==> flow/design.v <==
`timescale 1ns / 1ps
module signed_unsigned_converter #(parameter WIDTH = 16) (
    input wire [WIDTH-1:0] data_in,   
    input wire is_signed,             
    output reg [WIDTH-1:0] data_out   
);
    reg signed [WIDTH-1:0] signed_data;    
    reg [WIDTH-1:0] unsigned_data;         
    always @(*) begin
        if (is_signed) begin
            signed_data = data_in;   
            unsigned_data = signed_data + (1 << (WIDTH-1));   
            data_out = unsigned_data;
        end else begin
            unsigned_data = data_in;   
            signed_data = unsigned_data - (1 << (WIDTH-1));   
            data_out = signed_data;
        end
    end
endmodule
module clk_divider #(
	parameter FRE_DIV = 2499				 
)(
    input clk,
    input rst_n,               
    output reg sample_en       
);
    localparam W = $clog2(FRE_DIV + 1);
    localparam [W-1:0] LAST = FRE_DIV;
    reg [W-1:0] clk_div;
    always @(posedge clk or negedge rst_n) begin
        if (!rst_n) begin
            clk_div <= {W{1'b0}};
            sample_en <= 1'b0;
        end else begin
            if (clk_div == LAST) begin
                clk_div <= {W{1'b0}};
                sample_en <= 1'b1;
            end else begin
                clk_div <= clk_div + 1'b1;
                sample_en <= 1'b0;
            end
        end
    end
endmodule
module wave_cal #(
    parameter N = 8,                        
    parameter SAMPLE_POINTS = 64,           
    parameter LOG_2_SAMPLE_POINTS = 6,      
    parameter JUDGE_THRESHOLD = 700,        
    parameter FRE_DIV = 1249                
)(
    input wire clk,
    input wire rst_n,
    input wire [N-1:0] data_in_unsigned,
    output reg signed[N-1:0] signal_dc_removed,   
    output reg unsigned[N-1:0] vpp,               
    output reg unsigned[N-1:0] dc_offset,         
    output reg [N-1:0] papr,                      
    output reg is_sine_wave                       
);
    localparam L = LOG_2_SAMPLE_POINTS;
    localparam SW = 2*N - 2 + L;
    localparam [L-1:0] LAST = SAMPLE_POINTS - 1;
    localparam [2*N-3:0] THR = JUDGE_THRESHOLD;
    reg [L-1:0] sample_count_dc;
    reg unsigned[N-1:0] max_value;
    reg unsigned[N-1:0] min_value;
    wire [N:0] max_plus_min = {1'b0, max_value} + {1'b0, min_value};
    wire sample_clk;
    reg [SW-1:0] sum_squares;
    reg [L-1:0] sample_count_id;
    clk_divider #(.FRE_DIV (FRE_DIV)) clk_divider_inst(
        .clk(clk),
        .rst_n(rst_n),
        .sample_en(sample_clk)
    );
    always @(posedge clk or negedge rst_n) begin
        if (!rst_n) begin
            sample_count_dc <= {L{1'b0}};
            max_value <= {N{1'b0}};
            min_value <= {N{1'b1}};
            vpp <= {N{1'b0}};
            dc_offset <= {N{1'b0}};
        end else if (sample_clk) begin
            if (data_in_unsigned > max_value)
                max_value <= data_in_unsigned;
            if (data_in_unsigned < min_value)
                min_value <= data_in_unsigned;
            if (sample_count_dc == LAST) begin
                vpp <= max_value - min_value;
                dc_offset <= max_plus_min[N:1];    
                max_value <= {N{1'b0}};
                min_value <= {N{1'b1}};
                sample_count_dc <= {L{1'b0}};
            end else begin
                sample_count_dc <= sample_count_dc + 1'b1;
            end
        end
    end
    always @(posedge clk or negedge rst_n) begin
        if (!rst_n) begin
            signal_dc_removed <= {N{1'b0}};
        end else if (|dc_offset) begin
            signal_dc_removed <= data_in_unsigned - dc_offset;
        end
    end
    wire signed [2*N-1:0] dc_sq_full = signal_dc_removed * signal_dc_removed;
    wire [2*N-2:0] dc_sq = dc_sq_full[2*N-2:0];
    wire [2*N-1:0] vpp_squared = vpp * vpp;                      
    wire [2*N-4:0] vpp_squared_scaled = vpp_squared[2*N-1:3];    
    wire [SW-L-1:0] valid = sum_squares[SW-1:L];                  
    wire [SW-L-1:0] err_vpp_valid = (valid > vpp_squared_scaled) ?
                                    valid - vpp_squared_scaled :
                                    vpp_squared_scaled - valid;
    wire [2*N-1:0] papr_q = vpp_squared / valid;
    always @(posedge clk or negedge rst_n) begin
        if (!rst_n) begin
            sum_squares <= {SW{1'b0}};
            sample_count_id <= {L{1'b0}};
            is_sine_wave <= 1'b0;
            papr <= {N{1'b0}};
        end else if (sample_clk) begin
            sum_squares <= sum_squares + dc_sq;
            if (sample_count_id == LAST) begin
                if (|valid) papr <= papr_q[N-1:0];
                else papr <= {N{1'b0}};
                is_sine_wave <= (err_vpp_valid < THR);
                sum_squares <= {SW{1'b0}};
                sample_count_id <= {L{1'b0}};
            end else
                sample_count_id <= sample_count_id + 1'b1;
        end
    end
endmodule
module wave_rectifier #( parameter N = 8)(
    input clk,
    input rst_n,
    input signed[N-1:0] signal_dc_removed,
    output reg signal_rectified  	 
);
    always @(posedge clk or negedge rst_n) begin
        if (!rst_n) begin
            signal_rectified <= 1'b0;
        end else begin
			signal_rectified <= ~signal_dc_removed[N-1] & (|signal_dc_removed[N-2:0]);
        end
    end
endmodule
module frequency_counter  #(
	parameter MEASURE_CLK_CNT = 200,		 
	parameter MEASURE_CLK = 20000            
)(
    input clk,
    input sample_en,
    input rst_n,
    input signal_in,          	 
    output [15:0] freq_out 	     
);
    localparam CW = $clog2(MEASURE_CLK_CNT + 1);           
    localparam EW = $clog2(MEASURE_CLK_CNT / 2 + 1);       
    localparam MW = $clog2(MEASURE_CLK + 1);
    localparam PW = $clog2((MEASURE_CLK_CNT / 2) * MEASURE_CLK + 1);
    localparam QW = $clog2(MEASURE_CLK / 2 + 1);
    localparam [CW-1:0] CNT_LAST = MEASURE_CLK_CNT;
    localparam [MW-1:0] MCLK = MEASURE_CLK;
    reg signal_prev;           
    reg [CW-1:0] count_clk;    
    reg [EW-1:0] count_signal; 
    reg [CW-1:0] N1;           
    reg [EW-1:0] N2;           
    reg [QW-1:0] freq_q;
    assign freq_out = freq_q;
    always @(posedge clk or negedge rst_n) begin
        if (!rst_n) begin
            signal_prev <= 1'b0;
        end else if (sample_en) begin
            signal_prev <= signal_in;
        end
    end
    always @(posedge clk or negedge rst_n) begin
        if (!rst_n) begin
            count_clk <= {CW{1'b0}};
            count_signal <= {EW{1'b0}};
            N1 <= {CW{1'b0}};
            N2 <= {EW{1'b0}};
        end else if (sample_en) begin
            count_clk <= count_clk + 1'b1;
            if (signal_in && !signal_prev) begin
                count_signal <= count_signal + 1'b1;
            end
            if (count_clk == CNT_LAST) begin
                N1 <= count_clk;
                N2 <= count_signal;
                count_clk <= {CW{1'b0}};
                count_signal <= {EW{1'b0}};
            end
        end
    end
    wire [PW-1:0] num = N2 * MCLK;
    wire [PW-1:0] quo = num / N1;
    always @(posedge clk or negedge rst_n) begin
        if (!rst_n) begin
            freq_q <= {QW{1'b0}};
        end else if (sample_en && (|N1)) begin
            freq_q <= quo[QW-1:0];
        end
    end
endmodule
module ma_measure #(
	parameter N=8
)(
    input        clk,
    input        sample_en,
    input        rst_n,
	input        ma_measure_enable,
    input  		[N-1:0] vpp,       
    output  	[7:0] ma           
);
    reg [N+13:0] vpp_mult;    
    reg [N+13:0] sum;
    reg [N:0]    ma_temp;
    reg [6:0]    ma_r;
    assign ma = {1'b0, ma_r};
    wire [N+13:0] v = vpp;
    wire [N+17:0] sum22 = sum * 5'd22;
    always @(posedge clk or negedge rst_n) begin
        if (!rst_n) begin
            vpp_mult <= {(N+14){1'b0}};
            sum      <= {(N+14){1'b0}};
            ma_temp  <= {(N+1){1'b0}};
            ma_r     <= 7'd0;
        end else if (sample_en && ma_measure_enable)begin
            vpp_mult <= (v << 13) + (v << 10) + (v << 9) + (v << 8) + (v << 4);
            sum <= vpp_mult + 13'd7143;
            ma_temp <= sum22[N+17:17];
            if (ma_temp < 7'd30)
                ma_r <= 7'd30;
            else if (ma_temp > 7'd100)
                ma_r <= 7'd100;
            else
                ma_r <= ma_temp[6:0];
        end else if (sample_en) ma_r <= 7'd0;
    end
endmodule
module mf_measure#(
	parameter N=16,
	parameter FW=16
)(
    input        clk,
    input        sample_en,
    input        rst_n,
	input        mf_measure_enable,
	input       [FW-1:0] fm_freq,   
    input  		[N-1:0] vpp,        
    output 	    [7:0] mf            
);
    reg [N+9:0] vpp_mult;    
    reg [N+9:0] mf_temp;
    reg [5:0]   mf_r;
    assign mf = {2'b00, mf_r};
    wire [N+9:0] v = vpp;
    wire [N+9:0] quo = vpp_mult / fm_freq;
    always @(posedge clk or negedge rst_n) begin
        if (!rst_n) begin
            vpp_mult <= {(N+10){1'b0}};
            mf_temp  <= {(N+10){1'b0}};
            mf_r     <= 6'd0;
        end else if (sample_en && mf_measure_enable)begin
			vpp_mult <= (v << 10) - (v << 4) - (v << 3);
            mf_temp <= (|fm_freq) ? quo : {(N+10){1'b0}};
            if (mf_temp < 6'd10)
                mf_r <= 6'd10;
            else if (mf_temp > 6'd50)
                mf_r <= 6'd50;
            else
                mf_r <= mf_temp[5:0];
        end
    end
endmodule
module measure #(
	parameter N=8,
	parameter WAVE_DIV=249
	)(
	input clk,
	input sample_en,
	input rst_n,
	input [N-1:0] signal_in_unsigned,
	input ma_measure_enable,
	input mf_measure_enable,
    output is_sine_wave,      		 
	output [15:0] freq_out,
	output [N-1:0]papr,				 
	output unsigned[N-1:0] vpp,
	output unsigned[N-1:0] dc_offset,
	output [7:0] ma,
	output [7:0] mf
);
    wire signed[N-1:0] signal_dc_removed;   	 
 	wire signal_rectified;
	wave_cal #(
		.N(N),
		.SAMPLE_POINTS(512),
		.LOG_2_SAMPLE_POINTS(9),
		.JUDGE_THRESHOLD(700),
		.FRE_DIV(WAVE_DIV)
	)wave_cal_inst(
		.clk(clk),
	    .rst_n(rst_n),
	    .data_in_unsigned(signal_in_unsigned),
	    .signal_dc_removed(signal_dc_removed),
	    .vpp(vpp),
		.dc_offset(dc_offset),
		.papr(papr),
	    .is_sine_wave(is_sine_wave)
	);
 	wave_rectifier #(.N(N)) wave_rectifier_inst(
		.clk(clk),
		.rst_n(rst_n),
		.signal_dc_removed(signal_dc_removed),
		.signal_rectified(signal_rectified)
	);
	frequency_counter #(
		.MEASURE_CLK_CNT(400),
		.MEASURE_CLK(20000)
	)frequency_counter_inst(
		.clk(clk),
		.sample_en(sample_en),
		.rst_n(rst_n),
		.signal_in(signal_rectified),
		.freq_out(freq_out)
	);
	ma_measure #(
		.N(N)
	)ma_measure_inst(
		.clk(clk),
		.sample_en(sample_en),
		.rst_n(rst_n),
		.ma_measure_enable(is_sine_wave & ma_measure_enable),
		.vpp(vpp),
		.ma(ma)
	);
	mf_measure #(
		.N(N),
		.FW(14)
	)mf_measure_inst(
		.clk(clk),
		.sample_en(sample_en),
		.rst_n(rst_n),
		.mf_measure_enable(mf_measure_enable),
		.fm_freq(freq_out[13:0]),
		.vpp(vpp),
		.mf(mf)
	);
endmodule
module data_sele(
    input sys_clk,
    input sys_rst_n,
    input [7:0]askdemod_vpp,
    input [9:0]fskdemod_vpp,
    input [7:0]pskdemod_vpp,
    input [7:0]askdemod_dc_offset,
    input [7:0]ask_papr,
    input [9:0]fsk_papr,
    input [7:0]psk_papr,
    input ask_is_sine_wave,
	input fsk_is_sine_wave,
	input [7:0] askdemod_data,
	input [9:0] fskdemod_data,
	input [7:0] pskdemod_data,
	input [39:0] fir_data_out,
	input [15:0] ask_freq_out,
	input [15:0] fsk_freq_out,
	input [15:0] psk_freq_out,
	input [7:0] ma,
    output reg[7:0] demod_data,
    output [7:0] uart_mod_type,
    output [15:0] uart_demod_fre
);
    reg [2:0]  mod_type;
    reg [13:0] demod_fre;
    assign uart_mod_type = {5'd0, mod_type};
    assign uart_demod_fre = {2'd0, demod_fre};
    always @(posedge sys_clk or negedge sys_rst_n) begin
        if(!sys_rst_n)begin
            demod_data <= 8'd0;
            mod_type <= 3'd0;
            demod_fre <= 14'd0;
        end
        else begin
            if(askdemod_dc_offset < 8'd60) begin
                if(ask_papr > 8'd5)begin
                    if(ma >= 8'd30 && ma <= 8'd35)
                        demod_data <= {askdemod_data[6:0], 1'b0};
                    else demod_data <= askdemod_data;
                    demod_fre <= ask_freq_out[13:0];
                    mod_type <= 3'd1;                    
                end
                else begin
                    demod_data <= askdemod_data;
                    demod_fre <= ask_freq_out[13:0];
                    mod_type <= 3'd2;                    
                end
            end
            else if(fsk_papr >= 10'd20)begin
                demod_data <= pskdemod_data;
                mod_type <= 3'd5;                        
                demod_fre <= psk_freq_out[13:0];
            end
            else if(fsk_papr >= 10'd5)begin
                demod_fre <= fsk_freq_out[13:0];
                mod_type <= 3'd3;                        
                if(fsk_freq_out <= 16'd1500)begin
                    demod_data <= {~fskdemod_data[7], fskdemod_data[4:0], 2'b00};
                end
                else if(fsk_freq_out <= 16'd2500)begin
                    demod_data <= {~fskdemod_data[7], fskdemod_data[5:0], 1'b0};
                end
                else demod_data <= {~fskdemod_data[7], fskdemod_data[6:0]};
            end
            else if(|fsk_papr)begin
                demod_data <= fskdemod_data[9:2];
                demod_fre <= fsk_freq_out[13:0];
                mod_type <= 3'd4;                        
            end
            else begin
                mod_type <= 3'd6;                        
            end
        end
    end
endmodule
module measure_sys(
	input            sys_clk,
	input            sys_rst_n,
	input      [7:0] askdemod_data,    
	input      [9:0] fsk_demod,        
	input      [7:0] pskdemod_data,    
	output     [7:0] demod_data,
	output     [7:0] uart_mod_type,
	output    [15:0] uart_demod_fre,
	output     [7:0] uart_mod_depth,
	output reg [7:0] uart_delta_freq
);
	localparam SAMPLE_DIV = 249;   
	localparam WAVE_DIV   = 24;    
	wire [8:0] fskdemod_data_9;
	wire [9:0] fskdemod_data_10;
	wire [7:0] ma;
	wire [7:0] mf;
	wire ask_is_sine_wave;
	wire fsk_is_sine_wave;
	wire [7:0] askdemod_vpp;
	wire [9:0] fskdemod_vpp;
	wire [7:0] pskdemod_vpp;
	wire [7:0] askdemod_dc_offset;
	wire [7:0] ask_papr;
	wire [9:0] fsk_papr;
	wire [7:0] psk_papr;
	wire [15:0] ask_freq_out;
	wire [15:0] fsk_freq_out;
	wire [15:0] psk_freq_out;
	signed_unsigned_converter #(9) signed_unsigned_converter_fsk2(
		.data_in(fsk_demod[8:0]),
		.is_signed(1'b1),
		.data_out(fskdemod_data_9)
	);
	signed_unsigned_converter #(10) signed_unsigned_converter_fsk3(
		.data_in(fsk_demod),
		.is_signed(1'b1),
		.data_out(fskdemod_data_10)
	);
	wire sample_en;
	clk_divider #(.FRE_DIV(SAMPLE_DIV)) clk_divider_inst(
		.clk(sys_clk),
		.rst_n(sys_rst_n),
		.sample_en(sample_en)
	);
	measure #(.N(8), .WAVE_DIV(WAVE_DIV)) measure_ask(
		.clk(sys_clk),
		.sample_en(sample_en),
		.rst_n(sys_rst_n),
		.signal_in_unsigned(askdemod_data),
		.ma_measure_enable(1'b1),
		.mf_measure_enable(1'b0),
		.is_sine_wave(ask_is_sine_wave),
		.freq_out(ask_freq_out),
		.papr(ask_papr),
		.vpp(askdemod_vpp),
		.dc_offset(askdemod_dc_offset),
		.ma(ma),
		.mf()
	);
	measure #(.N(9), .WAVE_DIV(WAVE_DIV)) measure_fsk(
		.clk(sys_clk),
		.sample_en(sample_en),
		.rst_n(sys_rst_n),
		.signal_in_unsigned(fskdemod_data_9),
		.ma_measure_enable(1'b0),
		.mf_measure_enable(1'b1),
		.is_sine_wave(fsk_is_sine_wave),
		.freq_out(fsk_freq_out),
		.papr(fsk_papr[8:0]),
		.vpp(fskdemod_vpp[8:0]),
		.dc_offset(),
		.ma(),
		.mf(mf)
	);
	assign fsk_papr[9] = 1'b0;
	assign fskdemod_vpp[9] = 1'b0;
	measure #(.N(8), .WAVE_DIV(WAVE_DIV)) measure_psk(
		.clk(sys_clk),
		.sample_en(sample_en),
		.rst_n(sys_rst_n),
		.signal_in_unsigned(pskdemod_data),
		.ma_measure_enable(1'b0),
		.mf_measure_enable(1'b0),
		.is_sine_wave(),
		.freq_out(psk_freq_out),
		.papr(psk_papr),
		.vpp(pskdemod_vpp),
		.dc_offset(),
		.ma(),
		.mf()
	);
	data_sele data_sele_inst(
		.sys_clk(sys_clk),
		.sys_rst_n(sys_rst_n),
		.askdemod_vpp(askdemod_vpp),
		.fskdemod_vpp(fskdemod_vpp),
		.pskdemod_vpp(pskdemod_vpp),
		.ask_papr(ask_papr),
		.fsk_papr(fsk_papr),
		.psk_papr(psk_papr),
		.askdemod_dc_offset(askdemod_dc_offset),
		.ask_is_sine_wave(ask_is_sine_wave),
		.fsk_is_sine_wave(fsk_is_sine_wave),
		.askdemod_data(askdemod_data),
		.fskdemod_data(fskdemod_data_10),
		.pskdemod_data(pskdemod_data),
		.fir_data_out(40'd0),
		.ma(ma),
		.ask_freq_out(ask_freq_out),
		.fsk_freq_out(fsk_freq_out),
		.psk_freq_out(psk_freq_out),
		.demod_data(demod_data),
		.uart_mod_type(uart_mod_type),
		.uart_demod_fre(uart_demod_fre)
	);
	reg [6:0] mod_depth;
	assign uart_mod_depth = {1'b0, mod_depth};
	wire [2:0] mod_type = uart_mod_type[2:0];
	always @(posedge sys_clk or negedge sys_rst_n) begin
		if (!sys_rst_n) begin
			mod_depth <= 7'd0;
			uart_delta_freq <= 8'd0;
		end
		else if (mod_type == 3'd1)
			mod_depth <= ma[6:0];
		else if (mod_type == 3'd3 || mod_type == 3'd4) begin
			mod_depth <= mf[6:0];
			if (mod_type == 3'd3)
				uart_delta_freq <= fskdemod_vpp[7:0];
		end
		else begin
			mod_depth <= 7'd0;
			uart_delta_freq <= 8'd0;
		end
	end
endmodule
Wiki page: measure_sys / tool data

### From RTL to reports: measure_sys

Each step is given for the RTL above and for the edited RTL.
"before" refers to lines of the RTL above, "after" to lines of the edited file.
"difference" is "after" less "before", of the values as shown; "relative change" is that difference over "before", in percent.
Cell names lack the library's common part.
A cell with n/a has no value.

* top module: measure_sys
* clock port: sys_clk
* cell library: sky130hd
* corner: tt_025C_1v80

### Diff

The edit as a unified diff against the file above.
A script made this edit. It changes what the design does and was not meant as an optimisation.

```diff
@@ -443,5 +443,5 @@
 );
 	localparam SAMPLE_DIV = 249;   
-	localparam WAVE_DIV   = 24;    
+	localparam WAVE_DIV   = 36;    
 	wire [8:0] fskdemod_data_9;
 	wire [9:0] fskdemod_data_10;
```

### Word-level counts

Counts by Yosys on the flattened word-level netlist (proc, flatten, opt, wreduce; memories kept). Register bits leave out memories and registers merged into their read ports (data or address). Print and check cells are left out. Cells with the same type and inputs are merged into one.

Storage and ports
* flip-flop bits (word level): before 549, after 552, difference +3, relative change +0.55%
* input port bits: before 28, after 28, difference 0, relative change 0.00%
* output and inout port bits: before 48, after 48, difference 0, relative change 0.00%
* cells after elaboration: before 280, after 280, difference 0, relative change 0.00%

Cells by class
* add/subtract/negate cells: before 36, after 36, difference 0, relative change 0.00%
* $mul: before 8, after 8, difference 0, relative change 0.00%
* div/mod/pow operators: before 6, after 6, difference 0, relative change 0.00%
* $lt $le $gt $ge: before 20, after 20, difference 0, relative change 0.00%
* equal/unequal tests: before 16, after 16, difference 0, relative change 0.00%
* mux-type cells: before 67, after 67, difference 0, relative change 0.00%
* bitwise logic cells: before 8, after 8, difference 0, relative change 0.00%
* reduce/logical cells: before 54, after 54, difference 0, relative change 0.00%

Operator list
* 5-bit by 1-bit adder with 5-bit output with constant B: before 3, after 0, difference -3, relative change -100.00%
* 5-bit equality test with constant B: before 3, after 0, difference -3, relative change -100.00%
* 5-bit 2-to-1 mux: before 3, after 0, difference -3, relative change -100.00%
* 6-bit 2-to-1 mux: before 3, after 6, difference +3, relative change +100.00%
* 6-bit by 1-bit adder with 6-bit output with constant B: before 0, after 3, difference +3
* 6-bit equality test with constant B: before 0, after 3, difference +3

Unchanged operator kinds not shown: 76.

### Depth

Yosys ltp: most cells in a row. Word level: on the elaborated netlist, between registers, memories and ports. Mapped: between sequential cells and ports; inverters and the memories' decode and read muxes count.

Depth
* word-level depth: before 6, after 6, difference 0, relative change 0.00%
* ABC_AREA: before 0, after 0
* depth in mapped cells: before 281, after 283, difference +2, relative change +0.71%
* gate-level depth less buffers: before 269, after 267, difference -2, relative change -0.74%

### Netlist

Source: synth_stat.txt of the flow (Yosys; design flattened, memories mapped). It holds for the ABC_AREA given above (unset counts as 0); a run with the other value may have another netlist.

Cell types
* nor2_1: before 826, after 906, difference +80, relative change +9.69%
* nor3_1: before 619, after 686, difference +67, relative change +10.82%
* o21a_1: before 587, after 640, difference +53, relative change +9.03%
* mux2_2: before 171, after 224, difference +53, relative change +30.99%
* nand2_1: before 1092, after 1044, difference -48, relative change -4.40%
* o31ai_1: before 350, after 315, difference -35, relative change -10.00%
* or3_1: before 91, after 61, difference -30, relative change -32.97%
* and3_1: before 83, after 55, difference -28, relative change -33.73%
* nand4_1: before 103, after 128, difference +25, relative change +24.27%
* a21o_1: before 230, after 252, difference +22, relative change +9.57%
* o21ai_0: before 748, after 727, difference -21, relative change -2.81%
* nand3_1: before 204, after 184, difference -20, relative change -9.80%
* xor2_1: before 209, after 191, difference -18, relative change -8.61%
* o211ai_1: before 101, after 83, difference -18, relative change -17.82%
* a211oi_1: before 68, after 50, difference -18, relative change -26.47%
* buf_2: before 33, after 16, difference -17, relative change -51.52%
* a21oi_1: before 645, after 629, difference -16, relative change -2.48%
* nor4_1: before 63, after 79, difference +16, relative change +25.40%

Unchanged cell types not shown: 17.
The list need not be complete.

Mapped netlist
* cells in the netlist: before 11575, after 11550, difference -25, relative change -0.22%
* chip area (Yosys) (µm²): before 91481.5, after 91226.2, difference -255.3, relative change -0.28%
* sequential area (µm²): before 13494.2, after 13569.3, difference +75.1, relative change +0.56%
* flip-flops: before 538, after 541, difference +3, relative change +0.56%
* buffers: before 338, after 325, difference -13, relative change -3.85%

The figures by module come from a second, unflattened synthesis with its own total; it is not the netlist above.

Unflattened totals
* cell total of the unflattened synthesis: before 18784, after 18596, difference -188, relative change -1.00%
* area total of the unflattened synthesis (µm²): before 147181.2, after 146441.7, difference -739.5, relative change -0.50%

Each row is one instance without its submodules.

By module, before
* frequency_counter: times used 3, cells 1838, area 13743.2 µm², seq. area 1226.2 µm²
* wave_cal: times used 2, cells 2088, area 16874.9 µm², seq. area 2262.2 µm²
* mf_measure: times used 2, cells 1482, area 10970.5 µm², seq. area 975.9 µm²
* wave_cal: times used 1, cells 2508, area 20243.2 µm², seq. area 2463.6 µm²
* mf_measure: times used 1, cells 1500, area 11278.3 µm², seq. area 1026.0 µm²
* ma_measure #(N=8): times used 2, cells 545, area 4684.5 µm², seq. area 1326.3 µm²
* ma_measure #(N=9): times used 1, cells 585, area 5026.1 µm², seq. area 1401.3 µm²
* data_sele: times used 1, cells 232, area 2003.2 µm², seq. area 625.6 µm²
* clk_divider #(FRE_DIV=24): times used 3, cells 25, area 291.5 µm², seq. area 150.1 µm²
* measure_sys: times used 1, cells 64, area 755.7 µm², seq. area 375.4 µm²
* clk_divider #(FRE_DIV=249): times used 1, cells 42, area 419.2 µm², seq. area 225.2 µm²
* wave_rectifier #(N=8): times used 2, cells 4, area 47.5 µm², seq. area 25.0 µm²
* signed_unsigned_converter #(WIDTH=10): times used 1, cells 10, area 71.3 µm², seq. area 0.0 µm²
* signed_unsigned_converter #(WIDTH=9): times used 1, cells 9, area 63.8 µm², seq. area 0.0 µm²

before: Modules not listed: 3.

By module, after
* frequency_counter: times used 3, cells 1838, area 13743.2 µm², seq. area 1226.2 µm²
* wave_cal: times used 2, cells 2088, area 16874.9 µm², seq. area 2262.2 µm²
* mf_measure: times used 2, cells 1388, area 10568.9 µm², seq. area 975.9 µm²
* wave_cal: times used 1, cells 2508, area 20243.2 µm², seq. area 2463.6 µm²
* mf_measure: times used 1, cells 1500, area 11278.3 µm², seq. area 1026.0 µm²
* ma_measure #(N=8): times used 2, cells 545, area 4684.5 µm², seq. area 1326.3 µm²
* ma_measure #(N=9): times used 1, cells 585, area 5026.1 µm², seq. area 1401.3 µm²
* data_sele: times used 1, cells 232, area 2003.2 µm², seq. area 625.6 µm²
* clk_divider #(FRE_DIV=36): times used 3, cells 25, area 312.8 µm², seq. area 175.2 µm²
* measure_sys: times used 1, cells 64, area 755.7 µm², seq. area 375.4 µm²
* clk_divider #(FRE_DIV=249): times used 1, cells 42, area 419.2 µm², seq. area 225.2 µm²
* wave_rectifier #(N=8): times used 2, cells 4, area 47.5 µm², seq. area 25.0 µm²
* signed_unsigned_converter #(WIDTH=10): times used 1, cells 10, area 71.3 µm², seq. area 0.0 µm²
* signed_unsigned_converter #(WIDTH=9): times used 1, cells 9, area 63.8 µm², seq. area 0.0 µm²

after: Modules not listed: 3.

### Worst setup path after synthesis

OpenSTA on the mapped netlist: ideal clock, no wires. The path of least setup slack (recovery checks aside). Input and output delay are each 20% of the period. Register names are those of the netlist, which keeps one name where synthesis merged equal registers.

Timing path after synthesis
* kind: before register to register, after register to register
* start point: before register measure_fsk.frequency_counter_inst.N2[2], after register measure_fsk.frequency_counter_inst.N2[2]
* end point: before register measure_fsk.frequency_counter_inst.freq_q[0], after register measure_fsk.frequency_counter_inst.freq_q[0]
* clock period (ps): before 100000, after 100000, difference 0, relative change 0.00%
* setup time (ps): before 124, after 153, difference +29
* time at the first pin (ps): before 0, after 0, difference 0
* arrival time (ps): before 52563, after 53993, difference +1430, relative change +2.72%
* data required time (ps): before 99876, after 99847, difference -29, relative change -0.03%
* slack (ps): before 47313, after 45853, difference -1460
* delay of the path (ps): before 52687, after 54146, difference +1459, relative change +2.77%
* driving pins on the path: before 255, after 275, difference +20, relative change +7.84%
* buffers on the path: before 20, after 18, difference -2, relative change -10.00%
* synthesis period reached (ps): before 52687, after 54147, difference +1460, relative change +2.77%

"delay of the path" = arrival - input delay + setup time.
"driving pins on the path" counts driving pins, that of a launching flip-flop among them; a cell with two outputs on the path counts twice.
"synthesis period reached" is the clock period less the worst setup slack; recovery checks do not enter. This is arithmetic on one report: input and output delays are still those of the set period (20% each).
The rows between start and end are the longest chain of elaborated cells between them; the timing report does not say that the signal goes this way. Where chains are equally long, one stands for them.
Each line given opens the expression or statement behind the cell; cells for indexed reads and writes are added by Yosys, which also makes memories of some case tables.

Between the ends, after synthesis, before:
* cells stage by stage: dfrtp_1 -> inv_1 -> ha_1 -> ha_1 -> inv_1 -> fa_1 -> fa_1 -> inv_1 -> fa_1 -> a211o_1 -> a2111oi_0 -> o21a_1 -> o21ai_0 -> xnor2_1 -> ha_1 -> nor2_1 -> nor4_4 -> o2111a_1 -> (+219 left out) -> o21ai_0 -> nand2b_1 -> a21oi_1 -> nand3_1 -> or4b_4 -> mux2_1 -> ha_1 -> a21o_1 -> a21oi_1 -> nor2b_1 -> o21ai_0 -> nand2_1 -> a21oi_1 -> a21oi_1 -> nor2_1 -> o311ai_0 -> o221a_1 -> a211o_1
* cells in the longest elaborated chain: 2
* elaborated cells on any way between the ends: 2
* source lines of those cells: 2
* classes of those cells: mul (1); div (1)

Ends and longest elaborated chain, after synthesis, before
* from (decl): RTL line 171 `reg [EW-1:0] N2;`
* from (assign): RTL line 186 `N2 <= {EW{1'b0}};`
* from (assign): RTL line 194 `N2 <= count_signal;`
* 8-bit by 10-bit multiplier with 17-bit output: RTL line 200 `wire [PW-1:0] num = N2 * MCLK;`
* 22-bit by 9-bit divider with 22-bit output: RTL line 201 `wire [PW-1:0] quo = num / N1;`
* to (assign): RTL line 204 `freq_q <= {QW{1'b0}};`
* to (assign): RTL line 206 `freq_q <= quo[QW-1:0];`
* to (decl): RTL line 172 `reg [QW-1:0] freq_q;`

Between the ends, after synthesis, after:
* cells stage by stage: dfrtp_1 -> inv_1 -> ha_1 -> ha_1 -> inv_1 -> fa_1 -> fa_1 -> inv_1 -> fa_1 -> a211oi_1 -> o21a_1 -> a22oi_1 -> a2111oi_0 -> nor3_1 -> ha_1 -> nor4b_1 -> nand2_1 -> or3_1 -> (+239 left out) -> a21oi_1 -> nand2_1 -> o32a_1 -> nand4b_1 -> nor4_4 -> clkbuf_1 -> nand2_1 -> o31ai_1 -> ha_1 -> a21oi_1 -> nor2b_1 -> o21ai_0 -> o211ai_1 -> nor2_1 -> nor3_1 -> or4_1 -> o32ai_1 -> a32oi_1
* cells in the longest elaborated chain: 2
* elaborated cells on any way between the ends: 2
* source lines of those cells: 2
* classes of those cells: mul (1); div (1)

Ends and longest elaborated chain, after synthesis, after
* from (decl): RTL line 171 `reg [EW-1:0] N2;`
* from (assign): RTL line 186 `N2 <= {EW{1'b0}};`
* from (assign): RTL line 194 `N2 <= count_signal;`
* 8-bit by 10-bit multiplier with 17-bit output: RTL line 200 `wire [PW-1:0] num = N2 * MCLK;`
* 22-bit by 9-bit divider with 22-bit output: RTL line 201 `wire [PW-1:0] quo = num / N1;`
* to (assign): RTL line 204 `freq_q <= {QW{1'b0}};`
* to (assign): RTL line 206 `freq_q <= quo[QW-1:0];`
* to (decl): RTL line 172 `reg [QW-1:0] freq_q;`

### Worst path after layout

Path of least setup slack in the final report of the runs of pair 1 (OpenROAD, finished layout, wires in). Where an end is a register, its clock arrival counts in the times.
The path's times are printed in steps of 10 ps; the period is the one set.

Timing path post-layout
* kind: before register to register, after register to register
* start point: before register measure_fsk.frequency_counter_inst.N2[3], after register measure_fsk.frequency_counter_inst.N2[2]
* end point: before register measure_fsk.frequency_counter_inst.freq_q[0], after register measure_fsk.frequency_counter_inst.freq_q[0]
* clock period (ps): before 100000, after 100000, difference 0, relative change 0.00%
* setup time (ps): before 120, after 130, difference +10
* time at the first pin (ps): before 680, after 730, difference +50, relative change +7.35%
* arrival time (ps): before 61490, after 64500, difference +3010, relative change +4.90%
* data required time (ps): before 100560, after 100560, difference 0, relative change 0.00%
* slack (ps): before 39070, after 36060, difference -3010
* driving pins on the path: before 240, after 260, difference +20, relative change +8.33%
* buffers on the path: before 1, after 3, difference +2, relative change +200.00%

The rows between start and end are the longest chain of elaborated cells between them; the timing report does not say that the signal goes this way. Where chains are equally long, one stands for them.

Between the ends, post-layout, before:
* cells stage by stage: dfrtp_1 -> inv_1 -> ha_1 -> ha_1 -> inv_1 -> fa_1 -> fa_1 -> inv_1 -> fa_1 -> a211o_1 -> a2111oi_0 -> o21a_1 -> o21ai_0 -> xnor2_1 -> ha_1 -> nor2_1 -> nor4_4 -> o2111a_1 -> (+204 left out) -> o21ai_0 -> nand2b_1 -> a21oi_1 -> nand3_1 -> or4b_4 -> mux2_1 -> ha_1 -> a21o_1 -> a21oi_1 -> nor2b_1 -> o21ai_0 -> nand2_1 -> a21oi_1 -> a21oi_1 -> nor2_1 -> o311ai_0 -> o221a_1 -> a211o_1
* cells in the longest elaborated chain: 2
* elaborated cells on any way between the ends: 2
* source lines of those cells: 2
* classes of those cells: mul (1); div (1)

Ends and longest elaborated chain, post-layout, before
* from (decl): RTL line 171 `reg [EW-1:0] N2;`
* from (assign): RTL line 186 `N2 <= {EW{1'b0}};`
* from (assign): RTL line 194 `N2 <= count_signal;`
* 8-bit by 10-bit multiplier with 17-bit output: RTL line 200 `wire [PW-1:0] num = N2 * MCLK;`
* 22-bit by 9-bit divider with 22-bit output: RTL line 201 `wire [PW-1:0] quo = num / N1;`
* to (assign): RTL line 204 `freq_q <= {QW{1'b0}};`
* to (assign): RTL line 206 `freq_q <= quo[QW-1:0];`
* to (decl): RTL line 172 `reg [QW-1:0] freq_q;`

Between the ends, post-layout, after:
* cells stage by stage: dfrtp_1 -> inv_1 -> ha_1 -> ha_1 -> inv_1 -> fa_1 -> fa_1 -> inv_1 -> fa_1 -> a211oi_1 -> o21a_1 -> a22oi_1 -> a2111oi_0 -> nor3_1 -> ha_1 -> nor4b_1 -> nand2_1 -> or3_1 -> (+224 left out) -> a21oi_1 -> nand2_1 -> o32a_1 -> nand4b_1 -> nor4_4 -> buf_4 -> mux2i_1 -> o21ai_0 -> ha_1 -> nand4_1 -> nor3_1 -> a21oi_1 -> o211ai_1 -> nor2_1 -> nor3_1 -> or4_1 -> o32ai_1 -> a32oi_1
* cells in the longest elaborated chain: 2
* elaborated cells on any way between the ends: 2
* source lines of those cells: 2
* classes of those cells: mul (1); div (1)

Ends and longest elaborated chain, post-layout, after
* from (decl): RTL line 171 `reg [EW-1:0] N2;`
* from (assign): RTL line 186 `N2 <= {EW{1'b0}};`
* from (assign): RTL line 194 `N2 <= count_signal;`
* 8-bit by 10-bit multiplier with 17-bit output: RTL line 200 `wire [PW-1:0] num = N2 * MCLK;`
* 22-bit by 9-bit divider with 22-bit output: RTL line 201 `wire [PW-1:0] quo = num / N1;`
* to (assign): RTL line 204 `freq_q <= {QW{1'b0}};`
* to (assign): RTL line 206 `freq_q <= quo[QW-1:0];`
* to (decl): RTL line 172 `reg [QW-1:0] freq_q;`

### Flow runs

Runs of the flow (Yosys, OpenROAD) on both versions; the two runs of a pair have the same settings. The constraints put input and output delay at 20% of the set period each and load the outputs with 0.01 pF.

Flow settings, pair 1:
* period_ns: 100.0
* CAP_MARGIN: 20
* CORE_MARGIN: 2
* CORE_UTILIZATION: 40
* SLEW_MARGIN: 20

Final reports, pair 1
* mapped cell area after synthesis (µm²): before 91481.5, after 91226.2, difference -255.3, relative change -0.28%
* die area (µm²): before 232546.0, after 231900.0, difference -646.0, relative change -0.28%
* post-route utilization (%): before 43.2, after 43.1, difference -0.1
* worst slack on setup checks (ps): before 39070, after 36063, difference -3007
* worst hold slack in the final report (ps): before 472, after 468, difference -4
* total design power (W): before 0.0005435, after 0.000527, difference -0.0000165, relative change -3.04%
* period achieved (ps): before 60930, after 63937, difference +3007, relative change +4.94%

Flow settings, pair 2:
* ABC_AREA: 0
* CELL_PAD_IN_SITES_DETAIL_PLACEMENT: 1
* CORE_ASPECT_RATIO: 1.59
* CORE_UTILIZATION: 39
* CTS_CLUSTER_SIZE: 96
* GPL_ROUTABILITY_DRIVEN: 0
* GPL_TIMING_DRIVEN: 1
* MAX_ROUTING_LAYER: met5
* PLACE_DENSITY_LB_ADDON: 0.06
* SLEW_MARGIN: 30
* TNS_END_PERCENT: 85
* period_ns: 48.0
* CAP_MARGIN: 20
* CORE_MARGIN: 2

Final reports, pair 2
* mapped cell area after synthesis (µm²): before 91481.5, after 91226.2, difference -255.3, relative change -0.28%
* die area (µm²): before 238561.0, after 237903.0, difference -658.0, relative change -0.28%
* post-route utilization (%): before 49.0, after 48.5, difference -0.5
* worst slack on setup checks (ps): before -812, after -1218, difference -406
* worst hold slack in the final report (ps): before 483, after 473, difference -10
* total design power (W): before 0.001104, after 0.001083, difference -0.000021, relative change -1.90%
* period achieved (ps): before 48812, after 49218, difference +406, relative change +0.83%

"period achieved" is the run's clock period less its worst setup slack. It is reckoned from that one timing run; input and output delays stay at 20% of the period that was set.
"total design power" rests on the timing tool's default activity at the inputs, not on a simulated workload.
